==> flow/design.v <==
  module cfs_synch#(
    parameter DATA_WIDTH = 32
  ) (
    input                       clk,
    input     [DATA_WIDTH-1:0]  i,
    output reg[DATA_WIDTH-1:0]  o
  );
    always@(posedge clk) begin
      o <= i;
    end
  endmodule
  module cfs_edge_detect #(parameter bit EDGE = 1, parameter bit RESET_VAL = !EDGE)(
    input clk,
    input reset_n,
    input data,
    output reg detected
  );
    reg dly1_data;
    always@(posedge clk or negedge reset_n) begin
      if(reset_n == 0) begin
        dly1_data <= RESET_VAL;
      end
      else begin
        dly1_data <= data;
      end
    end
    assign detected = ((data == EDGE) & (dly1_data == !EDGE));
  endmodule
  module cfs_synch_fifo #(
     parameter DATA_WIDTH = 32,
     parameter FIFO_DEPTH = 8,
     parameter CDC        = 1,
    localparam CNT_WIDTH = $clog2(FIFO_DEPTH)
  ) (
    input                       reset_n,
    input                       push_clk,
    input                       push_valid,
    input[DATA_WIDTH-1:0]       push_data,
    output wire                 push_ready,
    output wire                 push_full,
    output wire                 push_empty,
    output reg[CNT_WIDTH:0]     push_fifo_lvl,
    input                       pop_clk,
    output wire                 pop_valid,
    output wire[DATA_WIDTH-1:0] pop_data,
    input                       pop_ready,
    output wire                 pop_full,
    output wire                 pop_empty,
    output reg[CNT_WIDTH:0]     pop_fifo_lvl
  );
    reg[DATA_WIDTH-1:0] fifo[0:FIFO_DEPTH-1];
    wire[CNT_WIDTH-1:0] rd_ptr_push;
    reg[CNT_WIDTH-1:0]  rd_ptr_pop;
    reg[CNT_WIDTH-1:0] next_wr_ptr_push;
    reg[CNT_WIDTH-1:0] next_rd_ptr_pop;
    reg[CNT_WIDTH-1:0] wr_ptr_push;
    wire[CNT_WIDTH-1:0] wr_ptr_pop;
    reg[CNT_WIDTH:0] push_fifo_lvl_dly;
    reg[CNT_WIDTH:0] pop_fifo_lvl_dly;
    always_comb begin
      if(wr_ptr_push == FIFO_DEPTH - 1) begin
        next_wr_ptr_push = 0;
      end
      else begin
        next_wr_ptr_push = wr_ptr_push + 1;
      end
    end
    always@(posedge push_clk or negedge reset_n) begin
      if(reset_n == 0) begin
        push_fifo_lvl_dly  <= 0;
      end
      else begin
        push_fifo_lvl_dly <= push_fifo_lvl;
      end
    end
    always@(posedge pop_clk or negedge reset_n) begin
      if(reset_n == 0) begin
        pop_fifo_lvl_dly  <= 0;
      end
      else begin
        pop_fifo_lvl_dly <= pop_fifo_lvl;
      end
    end
    assign push_empty = (push_fifo_lvl == 0);
    assign push_full  = (push_fifo_lvl == FIFO_DEPTH);
    always@(posedge push_clk or negedge reset_n) begin
      if(reset_n == 0) begin
        wr_ptr_push <= 0;
      end
      else begin
        if(push_valid & push_ready) begin
          fifo[wr_ptr_push] <= push_data;
          wr_ptr_push       <= next_wr_ptr_push;
        end
      end
    end
    assign push_ready = push_valid & !push_full;
    always_comb begin
      if(rd_ptr_pop == FIFO_DEPTH - 1) begin
        next_rd_ptr_pop = 0;
      end
      else begin
        next_rd_ptr_pop = rd_ptr_pop + 1;
      end
    end
    assign pop_empty = (pop_fifo_lvl == 0);
    assign pop_full  = (pop_fifo_lvl == FIFO_DEPTH);
    always@(posedge pop_clk or negedge reset_n) begin
      if(reset_n == 0) begin
        rd_ptr_pop <= 0;
      end
      else begin
        if(pop_valid & pop_ready) begin
          rd_ptr_pop <= next_rd_ptr_pop;
        end
      end
    end
    always_comb begin
      if(wr_ptr_push == rd_ptr_push) begin
        if(push_fifo_lvl_dly >= FIFO_DEPTH - 1) begin
          push_fifo_lvl = FIFO_DEPTH;
        end
        else begin
          push_fifo_lvl = 0;
        end
      end
      else if(wr_ptr_push > rd_ptr_push) begin
        push_fifo_lvl = wr_ptr_push - rd_ptr_push;
      end
      else begin
        push_fifo_lvl = FIFO_DEPTH - (rd_ptr_push - wr_ptr_push);
      end
    end
    always_comb begin
      if(wr_ptr_pop == rd_ptr_pop) begin
        if(pop_fifo_lvl_dly >= FIFO_DEPTH - 1) begin
          pop_fifo_lvl = FIFO_DEPTH;
        end
        else begin
          pop_fifo_lvl = 0;
        end
      end
      else if(wr_ptr_pop > rd_ptr_pop) begin
        pop_fifo_lvl = wr_ptr_pop - rd_ptr_pop;
      end
      else begin
        pop_fifo_lvl = FIFO_DEPTH - (rd_ptr_pop - wr_ptr_pop);
      end
    end
    assign pop_valid = !pop_empty;
    assign pop_data  = fifo[rd_ptr_pop];
    if(CDC == 1) begin
      cfs_synch#(CNT_WIDTH) synch_wr_ptr_push2pop(
        .clk(pop_clk),
        .i(wr_ptr_push),
        .o(wr_ptr_pop)
      );
      cfs_synch#(CNT_WIDTH) synch_rd_ptr_pop2push(
        .clk(push_clk),
        .i(rd_ptr_pop),
        .o(rd_ptr_push)
      );
    end
    else begin
       assign wr_ptr_pop  = wr_ptr_push;
       assign rd_ptr_push = rd_ptr_pop;
    end
  endmodule
  module cfs_rx_ctrl #(
    parameter ALGN_DATA_WIDTH       = 32,
    parameter STATUS_CNT_DROP_WIDTH = 8,
    localparam int unsigned ALGN_OFFSET_WIDTH = ALGN_DATA_WIDTH <= 8 ? 1 : $clog2(ALGN_DATA_WIDTH/8),
    localparam int unsigned ALGN_SIZE_WIDTH   = $clog2(ALGN_DATA_WIDTH/8)+1,
    localparam int unsigned FIFO_DATA_WIDTH   = ALGN_DATA_WIDTH + ALGN_OFFSET_WIDTH + ALGN_SIZE_WIDTH
  )(
    input                                  preset_n,
    input                                  pclk,
    input                                  clr_cnt_dop,
    output wire[STATUS_CNT_DROP_WIDTH-1:0] status_cnt_drop,
    input                                  md_rx_clk,
    input                                  md_rx_valid,
    input[ALGN_DATA_WIDTH-1:0]             md_rx_data,
    input[ALGN_OFFSET_WIDTH-1:0]           md_rx_offset,
    input[ALGN_SIZE_WIDTH-1:0]             md_rx_size,
    output wire                            md_rx_ready,
    output reg                             md_rx_err,
    output wire                            push_valid,
    output wire[FIFO_DATA_WIDTH-1:0]       push_data,
    input                                  push_ready,
    input                                  rx_fifo_full
    );
    localparam int unsigned DATA_MSB = ALGN_DATA_WIDTH-1;
    localparam int unsigned DATA_LSB = 0;
    localparam int unsigned OFFSET_MSB = ALGN_DATA_WIDTH+ALGN_OFFSET_WIDTH-1;
    localparam int unsigned OFFSET_LSB = ALGN_DATA_WIDTH;
    localparam int unsigned SIZE_MSB = ALGN_DATA_WIDTH+ALGN_OFFSET_WIDTH+ALGN_SIZE_WIDTH-1;
    localparam int unsigned SIZE_LSB = ALGN_DATA_WIDTH+ALGN_OFFSET_WIDTH;
    reg[STATUS_CNT_DROP_WIDTH-1:0] md_rx_clk_status_cnt_drop;
    cfs_synch#(STATUS_CNT_DROP_WIDTH) synch_status_cnt_drop(
      .clk(pclk),
      .i  (clr_cnt_dop ? {STATUS_CNT_DROP_WIDTH{1'b0}} : md_rx_clk_status_cnt_drop),
      .o  (status_cnt_drop)
    );
    always@(posedge md_rx_clk or negedge preset_n) begin
      if(!preset_n) begin
        md_rx_clk_status_cnt_drop <= 0;
      end
      else if(clr_cnt_dop) begin
        md_rx_clk_status_cnt_drop <= 0;
      end
      else begin
        if(md_rx_valid & md_rx_ready & md_rx_err) begin
          if(md_rx_clk_status_cnt_drop < (('h1 << STATUS_CNT_DROP_WIDTH) - 1)) begin
            md_rx_clk_status_cnt_drop <= md_rx_clk_status_cnt_drop + 1;
          end
        end
      end
    end
    wire[ALGN_SIZE_WIDTH:0]   md_rx_numer;
    wire[ALGN_SIZE_WIDTH-1:0] md_rx_rem;
    assign md_rx_numer = (ALGN_DATA_WIDTH / 8) + md_rx_offset;
    assign md_rx_rem   = md_rx_numer % md_rx_size;
    always_comb begin
      if(md_rx_valid == 1) begin
        if(md_rx_size == 0) begin
          md_rx_err = 1;
        end
        else if(md_rx_rem != 0) begin
          md_rx_err = 1;
        end
        else begin
          md_rx_err = 0;
        end
      end
      else begin
        md_rx_err = 0;
      end
    end
    assign md_rx_ready = (push_valid & push_ready) | md_rx_err;
    assign push_valid = md_rx_valid & !md_rx_err;
    assign push_data[SIZE_MSB  :SIZE_LSB]   = md_rx_size;
    assign push_data[OFFSET_MSB:OFFSET_LSB] = md_rx_offset;
    assign push_data[DATA_MSB  :DATA_LSB]   = md_rx_data;
  endmodule
  module cfs_tx_ctrl #(
    parameter ALGN_DATA_WIDTH = 32,
    localparam int unsigned ALGN_OFFSET_WIDTH = ALGN_DATA_WIDTH <= 8 ? 1 : $clog2(ALGN_DATA_WIDTH/8),
    localparam int unsigned ALGN_SIZE_WIDTH   = $clog2(ALGN_DATA_WIDTH/8)+1,
    localparam int unsigned FIFO_DATA_WIDTH   = ALGN_DATA_WIDTH + ALGN_OFFSET_WIDTH + ALGN_SIZE_WIDTH
  )(
    input                              pop_valid,
    input[FIFO_DATA_WIDTH-1:0]         pop_data,
    output wire                        pop_ready,
    output wire                        md_tx_valid,
    output wire[ALGN_DATA_WIDTH-1:0]   md_tx_data,
    output wire[ALGN_OFFSET_WIDTH-1:0] md_tx_offset,
    output wire[ALGN_SIZE_WIDTH-1:0]   md_tx_size,
    input                              md_tx_ready
    );
    localparam int unsigned DATA_MSB = ALGN_DATA_WIDTH-1;
    localparam int unsigned DATA_LSB = 0;
    localparam int unsigned OFFSET_MSB = ALGN_DATA_WIDTH+ALGN_OFFSET_WIDTH-1;
    localparam int unsigned OFFSET_LSB = ALGN_DATA_WIDTH;
    localparam int unsigned SIZE_MSB = ALGN_DATA_WIDTH+ALGN_OFFSET_WIDTH+ALGN_SIZE_WIDTH-1;
    localparam int unsigned SIZE_LSB = ALGN_DATA_WIDTH+ALGN_OFFSET_WIDTH;
    assign pop_ready    = pop_valid & md_tx_ready;
    assign md_tx_valid  = pop_valid;
    assign md_tx_data   = pop_data[DATA_MSB:DATA_LSB];
    assign md_tx_offset = pop_data[OFFSET_MSB:OFFSET_LSB];
    assign md_tx_size   = pop_data[SIZE_MSB:SIZE_LSB];
  endmodule
  module cfs_ctrl #(
    parameter ALGN_DATA_WIDTH = 32,
    localparam int unsigned ALGN_OFFSET_WIDTH = ALGN_DATA_WIDTH <= 8 ? 1 : $clog2(ALGN_DATA_WIDTH/8),
    localparam int unsigned ALGN_SIZE_WIDTH   = $clog2(ALGN_DATA_WIDTH/8)+1,
    localparam int unsigned FIFO_WIDTH        = ALGN_DATA_WIDTH + ALGN_OFFSET_WIDTH + ALGN_SIZE_WIDTH
  )(
    input                        reset_n,
    input                        clk,
    input                        pop_valid,
    input[FIFO_WIDTH-1:0]        pop_data,
    output reg                   pop_ready,
    output reg                   push_valid,
    output reg[FIFO_WIDTH-1:0]   push_data,
    input                        push_ready,
    input[ALGN_OFFSET_WIDTH-1:0] ctrl_offset,
    input[ALGN_SIZE_WIDTH-1:0]   ctrl_size
    );
    localparam int unsigned DATA_MSB = ALGN_DATA_WIDTH-1;
    localparam int unsigned DATA_LSB = 0;
    localparam int unsigned OFFSET_MSB = ALGN_DATA_WIDTH+ALGN_OFFSET_WIDTH-1;
    localparam int unsigned OFFSET_LSB = ALGN_DATA_WIDTH;
    localparam int unsigned SIZE_MSB = ALGN_DATA_WIDTH+ALGN_OFFSET_WIDTH+ALGN_SIZE_WIDTH-1;
    localparam int unsigned SIZE_LSB = ALGN_DATA_WIDTH+ALGN_OFFSET_WIDTH;
    reg[ALGN_OFFSET_WIDTH-1:0] unaligned_offset;
    reg[ALGN_SIZE_WIDTH-1:0] unaligned_size;
    reg[ALGN_DATA_WIDTH-1:0] unaligned_data;
    reg[ALGN_SIZE_WIDTH-1:0] unaligned_bytes_processed;
    reg[ALGN_SIZE_WIDTH-1:0] aligned_bytes_processed;
    always@(posedge clk or negedge reset_n) begin
      if(reset_n == 0) begin
        pop_ready                 <= 1;
        push_valid                <= 0;
        push_data                 <= 0;
        unaligned_offset          <= 0;
        unaligned_size            <= 0;
        unaligned_data            <= 0;
        unaligned_bytes_processed <= 0;
        aligned_bytes_processed   <= 0;
      end
      else begin
        if((push_valid == 1) & (push_ready == 0)) begin
          if(unaligned_bytes_processed >= unaligned_size) begin
            if((pop_valid == 1) && (pop_ready == 1)) begin
              pop_ready                 <= 0;
              unaligned_offset          <= pop_data[OFFSET_MSB:OFFSET_LSB];
              unaligned_size            <= pop_data[SIZE_MSB:SIZE_LSB];
              unaligned_data            <= pop_data[DATA_MSB:DATA_LSB];
              unaligned_bytes_processed <= 0;
            end
            else if((pop_valid == 1) && (pop_ready == 0)) begin
              pop_ready <= 1;
            end
            else begin
              pop_ready <= 1;
            end
          end
          else begin
            pop_ready <= 0;
          end
        end
        else if((push_valid == 1) & (push_ready == 1)) begin
          if(unaligned_bytes_processed >= unaligned_size) begin
            if((pop_valid == 1) && (pop_ready == 1)) begin
              if(pop_data[SIZE_MSB:SIZE_LSB] >= ctrl_size) begin
                push_valid                       <= 1;
                push_data[DATA_MSB:DATA_LSB]     <= ((('h1 << (ctrl_size * 8)) - 1) & (pop_data[DATA_MSB:DATA_LSB] >> (pop_data[OFFSET_MSB:OFFSET_LSB] * 8))) << (8 * ctrl_offset);
                push_data[SIZE_MSB:SIZE_LSB]     <= ctrl_size;
                push_data[OFFSET_MSB:OFFSET_LSB] <= ctrl_offset;
                unaligned_offset                 <= pop_data[OFFSET_MSB:OFFSET_LSB];
                unaligned_size                   <= pop_data[SIZE_MSB:SIZE_LSB];
                unaligned_data                   <= pop_data[DATA_MSB:DATA_LSB];
                unaligned_bytes_processed        <= ctrl_size;
                aligned_bytes_processed          <= 0;
                if(pop_data[SIZE_MSB:SIZE_LSB] > ctrl_size) begin
                  pop_ready <= 0;
                end
                else begin
                  pop_ready <= 1;
                end
              end
              else begin
                push_valid              <= 0;
                push_data               <= ((('h1 << (pop_data[SIZE_MSB:SIZE_LSB] * 8)) - 1) & (pop_data[DATA_MSB:DATA_LSB] >> (pop_data[OFFSET_MSB:OFFSET_LSB] * 8))) << (8 * ctrl_offset);
                aligned_bytes_processed <= pop_data[SIZE_MSB:SIZE_LSB];
              end
            end
            else if((pop_valid == 1) && (pop_ready == 0)) begin
              pop_ready               <= 1;
              push_valid              <= 0;
              push_data               <= 0;
              aligned_bytes_processed <= 0;
            end
            else begin
              pop_ready               <= 1;
              push_valid              <= 0;
              push_data               <= 0;
              aligned_bytes_processed <= 0;
            end
          end
          else begin
            if((unaligned_size - unaligned_bytes_processed) >= ctrl_size) begin
              push_valid                       <= 1;
              push_data[DATA_MSB:DATA_LSB]     <= ((('h1 << (ctrl_size * 8)) - 1) & (unaligned_data >> ((unaligned_offset + unaligned_bytes_processed) * 8))) << (8 * ctrl_offset);
              push_data[SIZE_MSB:SIZE_LSB]     <= ctrl_size;
              push_data[OFFSET_MSB:OFFSET_LSB] <= ctrl_offset;
              unaligned_bytes_processed        <= unaligned_bytes_processed + ctrl_size;
              aligned_bytes_processed          <= 0;
              if(unaligned_bytes_processed + ctrl_size >= unaligned_size) begin
                pop_ready <= 1;
              end
            end
            else begin
              push_valid                <= 0;
              push_data                 <= ((('h1 << ((unaligned_size - unaligned_bytes_processed) * 8)) - 1) & (unaligned_data >> ((unaligned_offset + unaligned_bytes_processed) * 8))) << (8 * ctrl_offset);
              unaligned_bytes_processed <= unaligned_size;
              aligned_bytes_processed   <= unaligned_size - unaligned_bytes_processed;
              pop_ready <= 1;
            end
          end
        end
        else begin
          if(unaligned_bytes_processed >= unaligned_size) begin
            if((pop_valid == 1) && (pop_ready == 1)) begin
              if(pop_data[SIZE_MSB:SIZE_LSB] >= (ctrl_size - aligned_bytes_processed)) begin
                push_valid                       <= 1;
                push_data[DATA_MSB:DATA_LSB]     <= push_data[DATA_MSB:DATA_LSB] | (((('h1 << ((ctrl_size - aligned_bytes_processed) * 8)) - 1) & (pop_data[DATA_MSB:DATA_LSB] >> (pop_data[OFFSET_MSB:OFFSET_LSB] * 8))) << (8 * (ctrl_offset + aligned_bytes_processed)));
                push_data[SIZE_MSB:SIZE_LSB]     <= ctrl_size;
                push_data[OFFSET_MSB:OFFSET_LSB] <= ctrl_offset;
                unaligned_offset                 <= pop_data[OFFSET_MSB:OFFSET_LSB];
                unaligned_size                   <= pop_data[SIZE_MSB:SIZE_LSB];
                unaligned_data                   <= pop_data[DATA_MSB:DATA_LSB];
                unaligned_bytes_processed        <= ctrl_size - aligned_bytes_processed;
                if(pop_data[SIZE_MSB:SIZE_LSB] == (ctrl_size - aligned_bytes_processed)) begin
                  pop_ready <= 1;
                end
                else begin
                  pop_ready <= 0;
                end
              end
              else begin
                push_valid                <= 0;
                push_data                 <= push_data | (((('h1 << (pop_data[SIZE_MSB:SIZE_LSB] * 8)) - 1) & (pop_data[DATA_MSB:DATA_LSB] >> (pop_data[OFFSET_MSB:OFFSET_LSB] * 8))) << (8 * (ctrl_offset + aligned_bytes_processed)));
                aligned_bytes_processed   <= aligned_bytes_processed + pop_data[SIZE_MSB:SIZE_LSB];
                unaligned_offset          <= pop_data[OFFSET_MSB:OFFSET_LSB];
                unaligned_size            <= pop_data[SIZE_MSB:SIZE_LSB];
                unaligned_data            <= pop_data[DATA_MSB:DATA_LSB];
                unaligned_bytes_processed <= pop_data[SIZE_MSB:SIZE_LSB];
                pop_ready                 <= 1;
              end
            end
            else if((pop_valid == 1) && (pop_ready == 0)) begin
              pop_ready <= 1;
            end
            else begin
              pop_ready <= 1;
            end
          end
          else begin
            if(unaligned_size - unaligned_bytes_processed >= (ctrl_size - aligned_bytes_processed)) begin
              push_valid                       <= 1;
              push_data[DATA_MSB:DATA_LSB]     <= push_data[DATA_MSB:DATA_LSB] | (((('h1 << ((ctrl_size - aligned_bytes_processed) * 8)) - 1) & (unaligned_data >> ((unaligned_offset + unaligned_bytes_processed) * 8))) << (8 * (ctrl_offset + aligned_bytes_processed)));
              push_data[SIZE_MSB:SIZE_LSB]     <= ctrl_size;
              push_data[OFFSET_MSB:OFFSET_LSB] <= ctrl_offset;
              unaligned_bytes_processed        <= unaligned_bytes_processed + ctrl_size - aligned_bytes_processed;
              if(unaligned_bytes_processed + ctrl_size - aligned_bytes_processed >= unaligned_size) begin
                pop_ready <= 1;
              end
              else begin
                pop_ready <= 0;
              end
            end
            else begin
              push_valid                <= 0;
              push_data                 <= push_data | (((('h1 << ((unaligned_size - unaligned_bytes_processed) * 8)) - 1) & (unaligned_data >> ((unaligned_offset + unaligned_bytes_processed) * 8))) << (8 * (ctrl_offset + aligned_bytes_processed)));
              aligned_bytes_processed   <= aligned_bytes_processed + (unaligned_size - unaligned_bytes_processed) ;
              unaligned_bytes_processed <= unaligned_size;
              pop_ready <= 1;
            end
          end
        end
      end
    end
  endmodule
  module cfs_regs#(
    parameter APB_ADDR_WIDTH        = 16,
    parameter ALGN_DATA_WIDTH       = 32,
    parameter STATUS_CNT_DROP_WIDTH = 8,
    parameter STATUS_RX_LVL_WIDTH   = 4,
    parameter STATUS_TX_LVL_WIDTH   = 4,
    localparam int unsigned APB_DATA_WIDTH  = 32,
    localparam int unsigned ALGN_OFFSET_WIDTH = ALGN_DATA_WIDTH <= 8 ? 1 : $clog2(ALGN_DATA_WIDTH/8),
    localparam int unsigned ALGN_SIZE_WIDTH   = $clog2(ALGN_DATA_WIDTH/8)+1) (
    input wire                            pclk,
    input wire                            presetn,
    input wire[APB_ADDR_WIDTH-1:0]        paddr,
    input wire                            pwrite,
    input wire                            psel,
    input wire                            penable,
    input wire[APB_DATA_WIDTH-1:0]        pwdata,
    output reg                            pready,
    output reg[APB_DATA_WIDTH-1:0]        prdata,
    output reg                            pslverr,
    output reg[ALGN_OFFSET_WIDTH-1:0]     ctrl_offset,
    output reg[ALGN_SIZE_WIDTH-1:0]       ctrl_size,
    output reg                            ctrl_clr,
    input wire[STATUS_CNT_DROP_WIDTH-1:0] status_cnt_drop,
    input wire[STATUS_RX_LVL_WIDTH-1:0]   status_rx_lvl,
    input wire[STATUS_TX_LVL_WIDTH-1:0]   status_tx_lvl,
    input wire                            rx_fifo_empty,
    input wire                            rx_fifo_full,
    input wire                            tx_fifo_empty,
    input wire                            tx_fifo_full,
    input wire                            max_drop,
    output wire                           irq
  );
    localparam ADDR_CTRL    = 'h0000;
    localparam ADDR_STATUS  = 'h000c;
    localparam ADDR_IRQEN   = 'h00f0;
    localparam ADDR_IRQ     = 'h00f4;
    localparam LSB_CTRL_SIZE   = 0;
    localparam LSB_CTRL_OFFSET = 8;
    localparam LSB_CTRL_CLR    = 16;
    localparam LSB_STATUS_CNT_DROP = 0;
    localparam LSB_STATUS_RX_LVL   = 8;
    localparam LSB_STATUS_TX_LVL   = 16;
    localparam LSB_IRQEN_RX_FIFO_EMPTY = 0;
    localparam LSB_IRQEN_RX_FIFO_FULL  = 1;
    localparam LSB_IRQEN_TX_FIFO_EMPTY = 2;
    localparam LSB_IRQEN_TX_FIFO_FULL  = 3;
    localparam LSB_IRQEN_MAX_DROP      = 4;
    localparam LSB_IRQ_RX_FIFO_EMPTY = LSB_IRQEN_RX_FIFO_EMPTY;
    localparam LSB_IRQ_RX_FIFO_FULL  = LSB_IRQEN_RX_FIFO_FULL;
    localparam LSB_IRQ_TX_FIFO_EMPTY = LSB_IRQEN_TX_FIFO_EMPTY;
    localparam LSB_IRQ_TX_FIFO_FULL  = LSB_IRQEN_TX_FIFO_FULL;
    localparam LSB_IRQ_MAX_DROP      = LSB_IRQEN_MAX_DROP;
    wire[APB_ADDR_WIDTH-1:0] addr_aligned;
    assign addr_aligned = {paddr[APB_ADDR_WIDTH-1:2], 2'b00};
    reg wr_ctrl_is_illegal;
    wire[ALGN_SIZE_WIDTH-1:0] ctrl_size_wr_val;
    assign ctrl_size_wr_val = pwdata[LSB_CTRL_SIZE + ALGN_SIZE_WIDTH - 1 : LSB_CTRL_SIZE];
    wire[ALGN_OFFSET_WIDTH-1:0] ctrl_offset_wr_val;
    assign ctrl_offset_wr_val = pwdata[LSB_CTRL_OFFSET + ALGN_OFFSET_WIDTH - 1 : LSB_CTRL_OFFSET];
    reg[APB_DATA_WIDTH-1:0] ctrl_rd_val;
    wire[ALGN_SIZE_WIDTH:0]   ctrl_wr_numer;
    wire[ALGN_SIZE_WIDTH-1:0] ctrl_wr_rem;
    assign ctrl_wr_numer = (ALGN_DATA_WIDTH / 8) + ctrl_offset_wr_val;
    assign ctrl_wr_rem   = ctrl_wr_numer % ctrl_size_wr_val;
    reg irqen_rx_fifo_empty;
    reg irqen_rx_fifo_full;
    reg irqen_tx_fifo_empty;
    reg irqen_tx_fifo_full;
    reg irqen_max_drop;
    reg irq_rx_fifo_empty;
    reg irq_rx_fifo_full;
    reg irq_tx_fifo_empty;
    reg irq_tx_fifo_full;
    reg irq_max_drop;
    always_comb begin
      ctrl_rd_val = 0;
      ctrl_rd_val[LSB_CTRL_SIZE   + ALGN_SIZE_WIDTH   - 1 : LSB_CTRL_SIZE]   = ctrl_size;
      ctrl_rd_val[LSB_CTRL_OFFSET + ALGN_OFFSET_WIDTH - 1 : LSB_CTRL_OFFSET] = ctrl_offset;
    end
    reg[APB_DATA_WIDTH-1:0] status_rd_val;
    always_comb begin
      status_rd_val = 0;
      status_rd_val[LSB_STATUS_CNT_DROP+ STATUS_CNT_DROP_WIDTH-1:LSB_STATUS_CNT_DROP] = status_cnt_drop;
      status_rd_val[LSB_STATUS_RX_LVL  + STATUS_RX_LVL_WIDTH-1  :LSB_STATUS_RX_LVL]   = status_rx_lvl;
      status_rd_val[LSB_STATUS_TX_LVL  + STATUS_TX_LVL_WIDTH-1  :LSB_STATUS_TX_LVL]   = status_tx_lvl;
    end
    reg[APB_DATA_WIDTH-1:0] irqen_rd_val;
    always_comb begin
      irqen_rd_val = 0;
      irqen_rd_val[LSB_IRQEN_RX_FIFO_EMPTY] = irqen_rx_fifo_empty;
      irqen_rd_val[LSB_IRQEN_RX_FIFO_FULL]  = irqen_rx_fifo_full;
      irqen_rd_val[LSB_IRQEN_TX_FIFO_EMPTY] = irqen_tx_fifo_empty;
      irqen_rd_val[LSB_IRQEN_TX_FIFO_FULL]  = irqen_tx_fifo_full;
      irqen_rd_val[LSB_IRQEN_MAX_DROP]      = irqen_max_drop;
    end
    reg[APB_DATA_WIDTH-1:0] irq_rd_val;
    always_comb begin
      irq_rd_val = 0;
      irq_rd_val[LSB_IRQEN_RX_FIFO_EMPTY] = irq_rx_fifo_empty;
      irq_rd_val[LSB_IRQEN_RX_FIFO_FULL]  = irq_rx_fifo_full;
      irq_rd_val[LSB_IRQEN_TX_FIFO_EMPTY] = irq_tx_fifo_empty;
      irq_rd_val[LSB_IRQEN_TX_FIFO_FULL]  = irq_tx_fifo_full;
      irq_rd_val[LSB_IRQEN_MAX_DROP]      = irq_max_drop;
    end
    wire edge_rx_fifo_empty;
    wire edge_rx_fifo_full;
    wire edge_tx_fifo_empty;
    wire edge_tx_fifo_full;
    wire edge_max_drop;
    cfs_edge_detect #(.EDGE(1), .RESET_VAL(1)) edge_detect_rx_fifo_empty(.clk(pclk), .reset_n(presetn), .data(rx_fifo_empty), .detected(edge_rx_fifo_empty));
    cfs_edge_detect #(.EDGE(1), .RESET_VAL(0)) edge_detect_rx_fifo_full( .clk(pclk), .reset_n(presetn), .data(rx_fifo_full),  .detected(edge_rx_fifo_full));
    cfs_edge_detect #(.EDGE(1), .RESET_VAL(1)) edge_detect_tx_fifo_empty(.clk(pclk), .reset_n(presetn), .data(tx_fifo_empty), .detected(edge_tx_fifo_empty));
    cfs_edge_detect #(.EDGE(1), .RESET_VAL(0)) edge_detect_tx_fifo_full( .clk(pclk), .reset_n(presetn), .data(tx_fifo_full),  .detected(edge_tx_fifo_full));
    cfs_edge_detect #(.EDGE(1), .RESET_VAL(0)) edge_detect_max_drop(     .clk(pclk), .reset_n(presetn), .data(max_drop),      .detected(edge_max_drop));
    assign irq = 
      (edge_rx_fifo_empty & irqen_rx_fifo_empty) | 
      (edge_rx_fifo_full  & irqen_rx_fifo_full)  | 
      (edge_tx_fifo_empty & irqen_tx_fifo_empty) | 
      (edge_tx_fifo_full  & irqen_tx_fifo_full) | 
      (edge_max_drop      & irqen_max_drop);
    always@(posedge pclk or negedge presetn) begin
      if(presetn == 0) begin
        ctrl_offset <= 0;
        ctrl_size   <= 1;
        irqen_rx_fifo_empty <= 0;
        irqen_rx_fifo_full  <= 0;
        irqen_tx_fifo_empty <= 0;
        irqen_tx_fifo_full  <= 0;
        irqen_max_drop      <= 0;
        irq_rx_fifo_empty <= 0;
        irq_rx_fifo_full  <= 0;
        irq_tx_fifo_empty <= 0;
        irq_tx_fifo_full  <= 0;
        irq_max_drop      <= 0;
        wr_ctrl_is_illegal <= 0;
        ctrl_clr           <= 0;
        pready             <= 0;
        pslverr            <= 0;
        prdata             <= 0;
      end
      else begin
        ctrl_clr <= 0;
        if(psel == 1 && penable == 1) begin
          if(pready == 0) begin
            case(addr_aligned) 
              ADDR_CTRL : begin
                if(pwrite) begin
                  if(wr_ctrl_is_illegal == 0) begin
                    if(ctrl_size_wr_val == 0) begin
                      wr_ctrl_is_illegal <= 1;
                      pready             <= 0;
                      pslverr            <= 0;
                    end
                    else if(ctrl_wr_rem != 0) begin
                      wr_ctrl_is_illegal <= 1;
                      pready             <= 0;
                      pslverr            <= 0;
                    end
                    else if(ctrl_offset_wr_val + ctrl_size_wr_val > (ALGN_DATA_WIDTH / 8)) begin
                      wr_ctrl_is_illegal <= 1;
                      pready             <= 0;
                      pslverr            <= 0;
                    end
                    else begin
                      wr_ctrl_is_illegal <= 0;
                      pready             <= 1;
                      pslverr            <= 0;
                      ctrl_size          <= ctrl_size_wr_val;
                      ctrl_offset        <= ctrl_offset_wr_val;
                      ctrl_clr           <= pwdata[LSB_CTRL_CLR];
                    end
                  end
                  else begin
                    wr_ctrl_is_illegal <= 0;
                    pready             <= 1;
                    pslverr            <= 1;
                  end
                end
                else begin
                  prdata <= ctrl_rd_val;
                  pready <= 1;
                end
              end
              ADDR_STATUS : begin
                if(pwrite) begin
                  pready  <= 1;
                  pslverr <= 1;
                  prdata  <= 0;
                end
                else begin
                  pready  <= 1;
                  pslverr <= 0;
                  prdata  <= status_rd_val;
                end
              end
              ADDR_IRQEN : begin
                if(pwrite) begin
                  pready  <= 1;
                  pslverr <= 0;
                  irqen_rx_fifo_empty <= pwdata[LSB_IRQEN_RX_FIFO_EMPTY];
                  irqen_rx_fifo_full  <= pwdata[LSB_IRQEN_RX_FIFO_FULL];
                  irqen_tx_fifo_empty <= pwdata[LSB_IRQEN_TX_FIFO_EMPTY];
                  irqen_tx_fifo_full  <= pwdata[LSB_IRQEN_TX_FIFO_FULL];
                  irqen_max_drop      <= pwdata[LSB_IRQEN_MAX_DROP];
                end
                else begin
                  pready  <= 1;
                  pslverr <= 0;
                  prdata  <= irqen_rd_val;
                end
              end
              ADDR_IRQ : begin
                if(pwrite) begin
                  pready  <= 1;
                  pslverr <= 0;
                  irq_rx_fifo_empty <= irq_rx_fifo_empty & !pwdata[LSB_IRQEN_RX_FIFO_EMPTY];
                  irq_rx_fifo_full  <= irq_rx_fifo_full  & !pwdata[LSB_IRQEN_RX_FIFO_FULL];
                  irq_tx_fifo_empty <= irq_tx_fifo_empty & !pwdata[LSB_IRQEN_TX_FIFO_EMPTY];
                  irq_tx_fifo_full  <= irq_tx_fifo_full  & !pwdata[LSB_IRQEN_TX_FIFO_FULL];
                  irq_max_drop      <= irq_max_drop      & !pwdata[LSB_IRQEN_MAX_DROP];
                end
                else begin
                  pready  <= 1;
                  pslverr <= 0;
                  prdata  <= irq_rd_val;
                end
              end
              default : begin
                pready  <= 1;
                pslverr <= 1;
                prdata  <= 0;
              end
            endcase
          end
          else begin
            pready  <= 0;
            pslverr <= 0;
            prdata  <= 0;
          end
        end
        else begin
          pready  <= 0;
          pslverr <= 0;
          prdata  <= 0;
        end
        if(edge_rx_fifo_empty) begin
          irq_rx_fifo_empty <= 1;
        end
        if(edge_rx_fifo_full) begin
          irq_rx_fifo_full <= 1;
        end
        if(edge_tx_fifo_empty) begin
          irq_tx_fifo_empty <= 1;
        end
        if(edge_tx_fifo_full) begin
          irq_tx_fifo_full <= 1;
        end
        if(edge_max_drop) begin
          irq_max_drop <= 1;
        end
      end
    end
  endmodule
  module cfs_aligner_core#(
    parameter APB_ADDR_WIDTH  = 16,
    parameter ALGN_DATA_WIDTH = 32,
    parameter FIFO_DEPTH      = 8,
     parameter CDC_RX_TO_REG  = 1,
     parameter CDC_REG_TO_TX  = 1,
    localparam int unsigned STATUS_CNT_DROP_WIDTH = 8,
    localparam int unsigned APB_DATA_WIDTH  = 32,
    localparam int unsigned ALGN_OFFSET_WIDTH = ALGN_DATA_WIDTH <= 8 ? 1 : $clog2(ALGN_DATA_WIDTH/8),
    localparam int unsigned ALGN_SIZE_WIDTH   = $clog2(ALGN_DATA_WIDTH/8)+1
  ) (
    input wire pclk,
    input wire preset_n,
    input wire[APB_ADDR_WIDTH-1:0]    paddr,
    input wire                        pwrite,
    input wire                        psel,
    input wire                        penable,
    input wire[APB_DATA_WIDTH-1:0]    pwdata,
    output wire                       pready,
    output reg[APB_DATA_WIDTH-1:0]    prdata,
    output reg                        pslverr,
    input                             md_rx_clk,
    input                             md_rx_valid,
    input[ALGN_DATA_WIDTH-1:0]        md_rx_data,
    input[ALGN_OFFSET_WIDTH-1:0]      md_rx_offset,
    input[ALGN_SIZE_WIDTH-1:0]        md_rx_size,
    output reg                        md_rx_ready,
    output reg                        md_rx_err,
    input                             md_tx_clk,
    output reg                        md_tx_valid,
    output reg[ALGN_DATA_WIDTH-1:0]   md_tx_data,
    output reg[ALGN_OFFSET_WIDTH-1:0] md_tx_offset,
    output reg[ALGN_SIZE_WIDTH-1:0]   md_tx_size,
    input                             md_tx_ready,
    input                             md_tx_err,
    output wire                       irq
  );
    localparam int unsigned FIFO_WIDTH        = ALGN_DATA_WIDTH + ALGN_OFFSET_WIDTH + ALGN_SIZE_WIDTH;
    localparam int unsigned FIFO_LVL_WIDTH    = $clog2(FIFO_DEPTH) + 1;
    wire[STATUS_CNT_DROP_WIDTH-1:0] rx_ctrl_2_regs_status_cnt_drop;
    wire                            regs_2_rx_ctrl_ctrl_clr;
    wire                            rx_ctrl_2_rx_fifo_push_valid;
    wire[FIFO_WIDTH-1:0]            rx_ctrl_2_rx_fifo_push_data;
    wire                            rx_fifo_2_rx_ctrl_push_ready;
    wire                            rx_fifo_2_rx_ctrl_push_full;
    wire                            rx_fifo_2_regs_fifo_full;
    wire                            rx_fifo_2_regs_fifo_empty;
    wire[FIFO_LVL_WIDTH-1:0]        rx_fifo_2_regs_fifo_lvl;
    wire[FIFO_LVL_WIDTH-1:0]        tx_fifo_2_regs_fifo_lvl;
    wire                            tx_fifo_2_regs_fifo_empty;
    wire                            tx_fifo_2_regs_fifo_full;
    wire                            tx_fifo_2_tx_ctrl_pop_valid;
    wire[FIFO_WIDTH-1:0]            tx_fifo_2_tx_ctrl_pop_data;
    wire                            tx_fifo_2_tx_ctrl_pop_ready;
    wire                            rx_fifo_2_ctrl_pop_valid;
    wire[FIFO_WIDTH-1:0]            rx_fifo_2_ctrl_pop_data;
    wire                            rx_fifo_2_ctrl_pop_ready;
    wire                            ctrl_2_tx_fifo_push_valid;
    wire[FIFO_WIDTH-1:0]            ctrl_2_tx_fifo_push_data;
    wire                            ctrl_2_tx_fifo_push_ready;
    wire[ALGN_OFFSET_WIDTH-1:0]     regs_2_ctrl_ctrl_offset;
    wire[ALGN_SIZE_WIDTH-1:0]       regs_2_ctrl_ctrl_size;
    cfs_rx_ctrl #(
      .ALGN_DATA_WIDTH      (ALGN_DATA_WIDTH),
      .STATUS_CNT_DROP_WIDTH(STATUS_CNT_DROP_WIDTH)
    ) rx_ctrl (
      .preset_n       (preset_n),
      .pclk           (pclk),
      .status_cnt_drop(rx_ctrl_2_regs_status_cnt_drop),
      .clr_cnt_dop    (regs_2_rx_ctrl_ctrl_clr),
      .md_rx_clk      (md_rx_clk),
      .md_rx_valid    (md_rx_valid),
      .md_rx_data     (md_rx_data),
      .md_rx_offset   (md_rx_offset),
      .md_rx_size     (md_rx_size),
      .md_rx_ready    (md_rx_ready),
      .md_rx_err      (md_rx_err),
      .push_valid     (rx_ctrl_2_rx_fifo_push_valid),
      .push_data      (rx_ctrl_2_rx_fifo_push_data),
      .push_ready     (rx_fifo_2_rx_ctrl_push_ready),
      .rx_fifo_full   (rx_fifo_2_rx_ctrl_push_full)
    );
    cfs_synch_fifo #(
      .DATA_WIDTH(FIFO_WIDTH),
      .FIFO_DEPTH(FIFO_DEPTH),
      .CDC(       CDC_RX_TO_REG)) rx_fifo (
      .reset_n      (preset_n),
      .push_clk     (md_rx_clk),
      .push_valid   (rx_ctrl_2_rx_fifo_push_valid),
      .push_data    (rx_ctrl_2_rx_fifo_push_data),
      .push_ready   (rx_fifo_2_rx_ctrl_push_ready),
      .push_full    (rx_fifo_2_rx_ctrl_push_full),
      .push_empty   (),
      .push_fifo_lvl(),
      .pop_clk      (pclk),
      .pop_valid    (rx_fifo_2_ctrl_pop_valid),
      .pop_data     (rx_fifo_2_ctrl_pop_data),
      .pop_ready    (rx_fifo_2_ctrl_pop_ready),
      .pop_full     (rx_fifo_2_regs_fifo_full),
      .pop_empty    (rx_fifo_2_regs_fifo_empty),
      .pop_fifo_lvl (rx_fifo_2_regs_fifo_lvl)
    );
    cfs_synch_fifo #(
      .DATA_WIDTH(FIFO_WIDTH),
      .FIFO_DEPTH(FIFO_DEPTH),
      .CDC(       CDC_REG_TO_TX)) tx_fifo (
      .reset_n   (preset_n),
      .push_clk  (pclk),
      .push_valid(ctrl_2_tx_fifo_push_valid),
      .push_data (ctrl_2_tx_fifo_push_data),
      .push_ready(ctrl_2_tx_fifo_push_ready),
      .push_full (tx_fifo_2_regs_fifo_full),
      .push_empty(tx_fifo_2_regs_fifo_empty),
      .push_fifo_lvl(tx_fifo_2_regs_fifo_lvl),
      .pop_clk   (md_tx_clk),
      .pop_valid (tx_fifo_2_tx_ctrl_pop_valid),
      .pop_data  (tx_fifo_2_tx_ctrl_pop_data),
      .pop_ready (tx_fifo_2_tx_ctrl_pop_ready),
      .pop_full  (),
      .pop_empty (),
      .pop_fifo_lvl ()
    );
    cfs_tx_ctrl #(
      .ALGN_DATA_WIDTH(ALGN_DATA_WIDTH)
    ) tx_ctrl (
      .pop_valid   (tx_fifo_2_tx_ctrl_pop_valid),
      .pop_data    (tx_fifo_2_tx_ctrl_pop_data),
      .pop_ready   (tx_fifo_2_tx_ctrl_pop_ready),
      .md_tx_valid (md_tx_valid),
      .md_tx_data  (md_tx_data),
      .md_tx_offset(md_tx_offset),
      .md_tx_size  (md_tx_size),
      .md_tx_ready (md_tx_ready)
    );
    cfs_ctrl #(
      .ALGN_DATA_WIDTH(ALGN_DATA_WIDTH)
    ) ctrl(
      .reset_n    (preset_n),
      .clk        (pclk),
      .pop_valid  (rx_fifo_2_ctrl_pop_valid),
      .pop_data   (rx_fifo_2_ctrl_pop_data),
      .pop_ready  (rx_fifo_2_ctrl_pop_ready),
      .push_valid (ctrl_2_tx_fifo_push_valid),
      .push_data  (ctrl_2_tx_fifo_push_data),
      .push_ready (ctrl_2_tx_fifo_push_ready),
      .ctrl_offset(regs_2_ctrl_ctrl_offset),
      .ctrl_size  (regs_2_ctrl_ctrl_size)
      );
    cfs_regs#(
      .APB_ADDR_WIDTH       (APB_ADDR_WIDTH),
      .STATUS_CNT_DROP_WIDTH(STATUS_CNT_DROP_WIDTH),
      .ALGN_DATA_WIDTH      (ALGN_DATA_WIDTH)) regs (
      .pclk           (pclk),
      .presetn        (preset_n),
      .paddr          (paddr),
      .pwrite         (pwrite),
      .psel           (psel),
      .penable        (penable),
      .pwdata         (pwdata),
      .pready         (pready),
      .prdata         (prdata),
      .pslverr        (pslverr),
      .ctrl_offset    (regs_2_ctrl_ctrl_offset),
      .ctrl_size      (regs_2_ctrl_ctrl_size),
      .ctrl_clr       (regs_2_rx_ctrl_ctrl_clr),
      .status_cnt_drop(rx_ctrl_2_regs_status_cnt_drop),
      .status_rx_lvl  (rx_fifo_2_regs_fifo_lvl),
      .status_tx_lvl  (tx_fifo_2_regs_fifo_lvl),
      .rx_fifo_empty  (rx_fifo_2_regs_fifo_empty),
      .rx_fifo_full   (rx_fifo_2_regs_fifo_full),
      .tx_fifo_empty  (tx_fifo_2_regs_fifo_empty),
      .tx_fifo_full   (tx_fifo_2_regs_fifo_full),
      .max_drop       (rx_ctrl_2_regs_status_cnt_drop == (('h1 << STATUS_CNT_DROP_WIDTH) - 1)),
      .irq            (irq)
    );
  endmodule
  module cfs_aligner#(
    parameter ALGN_DATA_WIDTH = 32,
    parameter FIFO_DEPTH      = 8,
    localparam int unsigned APB_ADDR_WIDTH    = 16,
    localparam int unsigned APB_DATA_WIDTH    = 32,
    localparam int unsigned ALGN_OFFSET_WIDTH = ALGN_DATA_WIDTH <= 8 ? 1 : $clog2(ALGN_DATA_WIDTH/8),
    localparam int unsigned ALGN_SIZE_WIDTH   = $clog2(ALGN_DATA_WIDTH/8)+1
  ) (
    input wire clk,
    input wire reset_n,
    input wire[APB_ADDR_WIDTH-1:0]    paddr,
    input wire                        pwrite,
    input wire                        psel,
    input wire                        penable,
    input wire[APB_DATA_WIDTH-1:0]    pwdata,
    output wire                       pready,
    output reg[APB_DATA_WIDTH-1:0]    prdata,
    output reg                        pslverr,
    input                             md_rx_valid,
    input[ALGN_DATA_WIDTH-1:0]        md_rx_data,
    input[ALGN_OFFSET_WIDTH-1:0]      md_rx_offset,
    input[ALGN_SIZE_WIDTH-1:0]        md_rx_size,
    output reg                        md_rx_ready,
    output reg                        md_rx_err,
    output reg                        md_tx_valid,
    output reg[ALGN_DATA_WIDTH-1:0]   md_tx_data,
    output reg[ALGN_OFFSET_WIDTH-1:0] md_tx_offset,
    output reg[ALGN_SIZE_WIDTH-1:0]   md_tx_size,
    input                             md_tx_ready,
    input                             md_tx_err,
    output reg                        irq
  );
    localparam int unsigned STATUS_CNT_DROP_WIDTH = 8;
    cfs_aligner_core#(
      .APB_ADDR_WIDTH( APB_ADDR_WIDTH),
      .ALGN_DATA_WIDTH(ALGN_DATA_WIDTH),
      .FIFO_DEPTH(     FIFO_DEPTH),
      .CDC_RX_TO_REG(  0),
      .CDC_REG_TO_TX(  0)) core (
      .pclk        (clk),
      .preset_n    (reset_n),
      .paddr       (paddr),
      .pwrite      (pwrite),
      .psel        (psel),
      .penable     (penable),
      .pwdata      (pwdata),
      .pready      (pready),
      .prdata      (prdata),
      .pslverr     (pslverr),
      .md_rx_clk   (clk),
      .md_rx_valid (md_rx_valid),
      .md_rx_data  (md_rx_data),
      .md_rx_offset(md_rx_offset),
      .md_rx_size  (md_rx_size),
      .md_rx_ready (md_rx_ready),
      .md_rx_err   (md_rx_err),
      .md_tx_clk   (clk),
      .md_tx_valid (md_tx_valid),
      .md_tx_data  (md_tx_data),
      .md_tx_offset(md_tx_offset),
      .md_tx_size  (md_tx_size),
      .md_tx_ready (md_tx_ready),
      .md_tx_err   (md_tx_err),
      .irq         (irq)
    );
  endmodule
# Step by step through the tools: cfs_aligner
# Tool output for the design above, in the order of the flow.
# Line numbers count from 1 in the design file above.
# Operators carry their Yosys type and port widths (W data, S select, Z words).
# Cell names lack the library's common part.
inputs:
  top_module: "cfs_aligner"
  clk_port: "clk"
  cell_library: "sky130hd"
  lib_corner: "tt_025C_1v80"

# Elaborated design
# Source: Yosys, flattened and elaborated. Widths are those after wreduce. Registers that Yosys merges into a memory's read port (data or address) are not register bits. Print and check cells do not count.
word_totals:
  register_bits: 774
  elab_cells: 479
  input_bits: 93
  output_inout_bits: 75
op_classes:
  muxes: 174
  n_cmp: 16
  equal: 59
  n_div: 2
  reduce_and_logical: 73
  shift: 16
  n_logic: 53
  addsub: 28
ops:
  columns: ["operator", "count"]
  rows:
  - ["$mux W32", 21]
  - ["$pmux W37 S8", 2]
  - ["$and A32 B32 Y32", 4]
  - ["$pmux W32 S4", 1]
  - ["$mux W3", 41]
  - ["$mux W1", 78]
  - ["$sub A37 B1 Y37 const B", 2]
  - ["$and A37 B37 Y37", 2]
  - ["$or A37 B37 Y37", 2]
  - ["$shl A37 B5 Y37", 2]
  - ["$sub A32 B1 Y32 const B", 2]
  - ["$or A32 B32 Y32", 2]
  - ["$shl A32 B32 Y32", 2]
  - ["$shl A32 B5 Y32", 2]
  - ["$reduce_and A3 Y1", 18]
  - ["$eq A3 B3 Y1 const B", 16]
  - ["$mux W4", 10]
  - ["$shl A1 B32 Y37 const A", 1]
  - ["$shl A1 B6 Y37 const A", 1]
  - ["$shr A32 B5 Y37", 1]
  - ["$shr A32 B7 Y37", 1]
  - ["$shl A37 B32 Y37", 1]
  - ["$shl A37 B7 Y37", 1]
  - ["$reduce_and A4 Y1", 9]
  - ["$reduce_bool A2 Y1", 17]
  - ["$shl A1 B32 Y32 const A", 1]
  - ["$shl A1 B6 Y32 const A", 1]
  - ["$shr A32 B32 Y32", 1]
# Not listed: further kinds 44, cells in them 179.

# Depth
# Longest topological path by Yosys (ltp), each cell counted once; first at word level (registers and memories cut), then after technology mapping (sequential cells cut; the memories' decode and read muxes count).
depth:
  ltp_word: 15
  abc_area: 1
  ltp_mapped: 35
  mapped_depth_nobuf: 34

# Mapped cells and area
# Yosys stat after the flow's synthesis: flattened, memories mapped to cells. It holds for the ABC_AREA given above (unset counts as 0); a run with the other value may have another netlist.
synth_totals:
  stdcells: 3542
  buffers: 152
  synth_area_um2: 35871.9
  ffs: 752
  seq_area_um2: 21745.9
types:
  columns: ["cell_type", "count", "type_area_um2"]
  rows:
  - ["edfxtp_1", 592, 1.78E+04]
  - ["nand2_1", 1029, 3.86E+03]
  - ["dfrtp_1", 148, 3.7E+03]
  - ["nand3_1", 274, 1.37E+03]
  - ["ha_1", 80, 1000.96]
  - ["inv_1", 247, 927.139]
  - ["o21ai_0", 160, 800.768]
  - ["nor2_1", 209, 784.502]
  - ["a21oi_1", 136, 680.653]
  - ["a221oi_1", 50, 437.92]
  - ["nand4_1", 60, 375.36]
  - ["a41oi_1", 34, 297.786]
  - ["fa_1", 14, 280.269]
  - ["buf_4", 34, 255.245]
  - ["clkbuf_1", 56, 210.202]
  - ["buf_2", 35, 175.168]
  - ["buf_6", 15, 168.912]
  - ["dfxtp_1", 8, 160.154]
# Other cell types: 52; their cells: 361.

# Worst setup path after synthesis
# Source: OpenSTA report_checks on the synthesized netlist (no wires, ideal clock, input and output delay 20% of the period each), path of least setup slack; recovery checks are left aside. Register names are those of the netlist, which keeps one name where synthesis merged equal registers.
synth_timing:
  path_kind: "input-to-reg"
  start: "in md_rx_size[2]"
  end: "reg core.rx_fifo.fifo[4][0]"
  t_first_pin_ns: 2.000
  tclk_ns: 10.0
  setup_slack_ns: 1.549
  delay_ns: 6.451
  driving_pins: 18
  arrival_ns: 7.927
  synth_period_reached_ns: 8.451
# "delay_ns" is the arrival time less input delay plus setup time.
# "driving_pins": output pins that drive a net of the path, with the launching flip-flop's if there is one; two outputs of one cell count as two.
# "synth_period_reached_ns" is the clock period less the worst setup slack; recovery checks do not enter. This is arithmetic on one report: input and output delays are still those of the set period (20% each).
# Between the ends stands the longest chain of elaborated cells between them, by number of cells; it is not shown to be the way that was timed. Of several equally long chains one is given.
# A line is the first line of the expression or statement that the cell stems from. Yosys adds cells for indexed reads and writes and turns some case tables into memories.
synth_via:
  path_cell_list: "inv_1 > nand3_1 > ha_1 > a21oi_1 > nand2_1 > nand2_1 > inv_1 > nor2_1 > nand2_1 > o21ai_0 > inv_1 > fa_1 > xor2_1 > nand3_1 > a32oi_1 > nand4_1 > clkbuf_1 > nor4_1"
  elab_chain_cells: 10
  cone_cells: 11
synth_lines:
  columns: ["item", "line", "rtl"]
  rows:
  - ["start: declaration", 915, "input[ALGN_SIZE_WIDTH-1:0]        md_rx_size,"]
  - ["$mod A4 B3 Y4", 222, "assign md_rx_rem   = md_rx_numer % md_rx_size;"]
  - ["$reduce_bool A3 Y1", 228, "else if(md_rx_rem != 0) begin"]
  - ["$mux W1", 228, null]
  - ["$mux W1", 225, "if(md_rx_size == 0) begin"]
  - ["$mux W1", 224, "if(md_rx_valid == 1) begin"]
  - ["$logic_not A1 Y1", 240, "assign push_valid = md_rx_valid & !md_rx_err;"]
  - ["$and A1 B1 Y1", 240, null]
  - ["$and A1 B1 Y1", 97, "assign push_ready = push_valid & !push_full;"]
  - ["$and A1 B1 Y1", 91, "if(push_valid & push_ready) begin"]
  - ["$reduce_and A3 Y1", null, null]
  - ["end: assignment", 92, "fifo[wr_ptr_push] <= push_data;"]
  - ["end: declaration", 51, "reg[DATA_WIDTH-1:0] fifo[0:FIFO_DEPTH-1];"]

# Path in the finished layout
# Path of least setup slack in the final report of stored run 1 (OpenROAD, finished layout, wires in). Where an end is a register, its clock arrival counts in the times.
layout_timing:
  path_kind: "input-to-output"
  start: "in md_rx_size[1]"
  end: "out md_rx_err"
  tclk_ns: 10.0
  arrival_ns: 5.20
  driving_pins: 20
  t_first_pin_ns: 2.00
  setup_slack_ns: 2.80
# Between the ends stands the longest chain of elaborated cells between them, by number of cells; it is not shown to be the way that was timed. Of several equally long chains one is given.
layout_via:
  path_cell_list: "clkdlybuf4s15_2 > inv_4 > nand3_2 > ha_4 > a21oi_1 > nand2_1 > nand2_1 > inv_1 > o31ai_2 > inv_1 > ha_1 > inv_1 > nor2_1 > a311oi_2 > o31ai_1 > a31o_1 > nand2_1 > nand2_1 > inv_2 > clkdlybuf4s50_1"
  elab_chain_cells: 5
  cone_cells: 6
  cone_lines: 4
layout_lines:
  columns: ["item", "line", "rtl"]
  rows:
  - ["start: declaration", 915, "input[ALGN_SIZE_WIDTH-1:0]        md_rx_size,"]
  - ["$mod A4 B3 Y4", 222, "assign md_rx_rem   = md_rx_numer % md_rx_size;"]
  - ["$reduce_bool A3 Y1", 228, "else if(md_rx_rem != 0) begin"]
  - ["$mux W1", 228, null]
  - ["$mux W1", 225, "if(md_rx_size == 0) begin"]
  - ["$mux W1", 224, "if(md_rx_valid == 1) begin"]
  - ["end: declaration", 917, "output reg                        md_rx_err,"]

Data sheet: physical implementation of cfs_aligner

Design cfs_aligner on sky130hd. What follows are 3 stored runs of the flow, each under its own settings; their order means nothing. The constraints put input and output delay at 20% of the set period each and load the outputs with 0.01 pF.
By "timing.achieved_period_ns" is meant the clock period of the run minus its worst setup slack. This is arithmetic on one report: input and output delays are still those of the set period (20% each).
By "worst_path_allowed_less_slack_ns" is meant the share of the clock period that the worst setup path is allowed (20% is reserved at inputs, 20% at outputs), minus its slack. Clock arrival times at its registers enter into it.

--- stored run 1 ---
==> flow/run.sh <==
#!/bin/bash
# the make line also repeats the synthesis and layout settings of config.mk as NAME=value (left out here)
make -C /OpenROAD-flow-scripts/flow DESIGN_CONFIG=/design/flow/config.mk WORK_HOME=/design/flow/orfs CLKGATE_MAP_FILE= finish
==> flow/config.mk <==
export PLATFORM = sky130hd
export DESIGN_NAME = cfs_aligner
export DESIGN_NICKNAME = cfs_aligner
export VERILOG_FILES = /design/flow/design.v
export SDC_FILE = /design/flow/constraint.sdc
export NUM_CORES = 4
export LEC_CHECK = 0
export ABC_AREA = 1
export CAP_MARGIN = 5
export CELL_PAD_IN_SITES_DETAIL_PLACEMENT = 1
export CORE_ASPECT_RATIO = 0.63
export CORE_MARGIN = 6
export CORE_UTILIZATION = 40
export GPL_ROUTABILITY_DRIVEN = 1
export SETUP_SLACK_MARGIN = 2.5
export SLEW_MARGIN = 20
export TNS_END_PERCENT = 40
==> flow/constraint.sdc <==
create_clock -name core_clock -period 10.0 [get_ports {clk}]
set_input_delay 2.0000 -clock core_clock [delete_from_list [all_inputs] [get_ports {clk}]]
set_output_delay 2.0000 -clock core_clock [all_outputs]
set_load 0.01 [all_outputs]

==> results, as YAML <==
results:
  worst_setup_slack_ns: 2.797
  layout_utilization_frac: 0.461
  worst_path_allowed_less_slack_ns: 3.20
  critical_path_kind: "input-to-output"
  die_area_um2: 97203.8
  setupTns_ns: 0.000
  post_synth_area_um2: 35871.9
  timing.achieved_period_ns: 7.203

--- stored run 2 ---
==> flow/run.sh <==
#!/bin/bash
# the make line also repeats the synthesis and layout settings of config.mk as NAME=value (left out here)
make -C /OpenROAD-flow-scripts/flow DESIGN_CONFIG=/design/flow/config.mk WORK_HOME=/design/flow/orfs CLKGATE_MAP_FILE= finish
==> flow/config.mk <==
export PLATFORM = sky130hd
export DESIGN_NAME = cfs_aligner
export DESIGN_NICKNAME = cfs_aligner
export VERILOG_FILES = /design/flow/design.v
export SDC_FILE = /design/flow/constraint.sdc
export NUM_CORES = 4
export LEC_CHECK = 0
export CAP_MARGIN = 35
export CELL_PAD_IN_SITES_DETAIL_PLACEMENT = 2
export CORE_MARGIN = 4
export CORE_UTILIZATION = 35
export CTS_CLUSTER_DIAMETER = 27
export GPL_ROUTABILITY_DRIVEN = 0
export HOLD_SLACK_MARGIN = 0.11
export SLEW_MARGIN = 25
export TNS_END_PERCENT = 45
==> flow/constraint.sdc <==
create_clock -name core_clock -period 11.0 [get_ports {clk}]
set_input_delay 2.2000 -clock core_clock [delete_from_list [all_inputs] [get_ports {clk}]]
set_output_delay 2.2000 -clock core_clock [all_outputs]
set_load 0.01 [all_outputs]

==> results, as YAML <==
results:
  worst_setup_slack_ns: 1.598
  layout_utilization_frac: 0.441
  worst_path_allowed_less_slack_ns: 5.00
  critical_path_kind: "input-to-output"
  die_area_um2: 106550.0
  setupTns_ns: 0.000
  post_synth_area_um2: 35486.5
  timing.achieved_period_ns: 9.402

--- stored run 3 ---
==> flow/run.sh <==
#!/bin/bash
# the make line also repeats the synthesis and layout settings of config.mk as NAME=value (left out here)
make -C /OpenROAD-flow-scripts/flow DESIGN_CONFIG=/design/flow/config.mk WORK_HOME=/design/flow/orfs CLKGATE_MAP_FILE= finish
==> flow/config.mk <==
export PLATFORM = sky130hd
export DESIGN_NAME = cfs_aligner
export DESIGN_NICKNAME = cfs_aligner
export VERILOG_FILES = /design/flow/design.v
export SDC_FILE = /design/flow/constraint.sdc
export NUM_CORES = 4
export LEC_CHECK = 0
export CAP_MARGIN = 20
export CORE_MARGIN = 2
export CORE_UTILIZATION = 40
export SLEW_MARGIN = 20
==> flow/constraint.sdc <==
create_clock -name core_clock -period 7.39 [get_ports {clk}]
set_input_delay 1.4780 -clock core_clock [delete_from_list [all_inputs] [get_ports {clk}]]
set_output_delay 1.4780 -clock core_clock [all_outputs]
set_load 0.01 [all_outputs]

==> results, as YAML <==
results:
  worst_setup_slack_ns: 0.430
  layout_utilization_frac: 0.464
  worst_path_allowed_less_slack_ns: 4.00
  critical_path_kind: "input-to-output"
  die_area_um2: 91113.4
  setupTns_ns: 0.000
  post_synth_area_um2: 35486.5
  timing.achieved_period_ns: 6.960
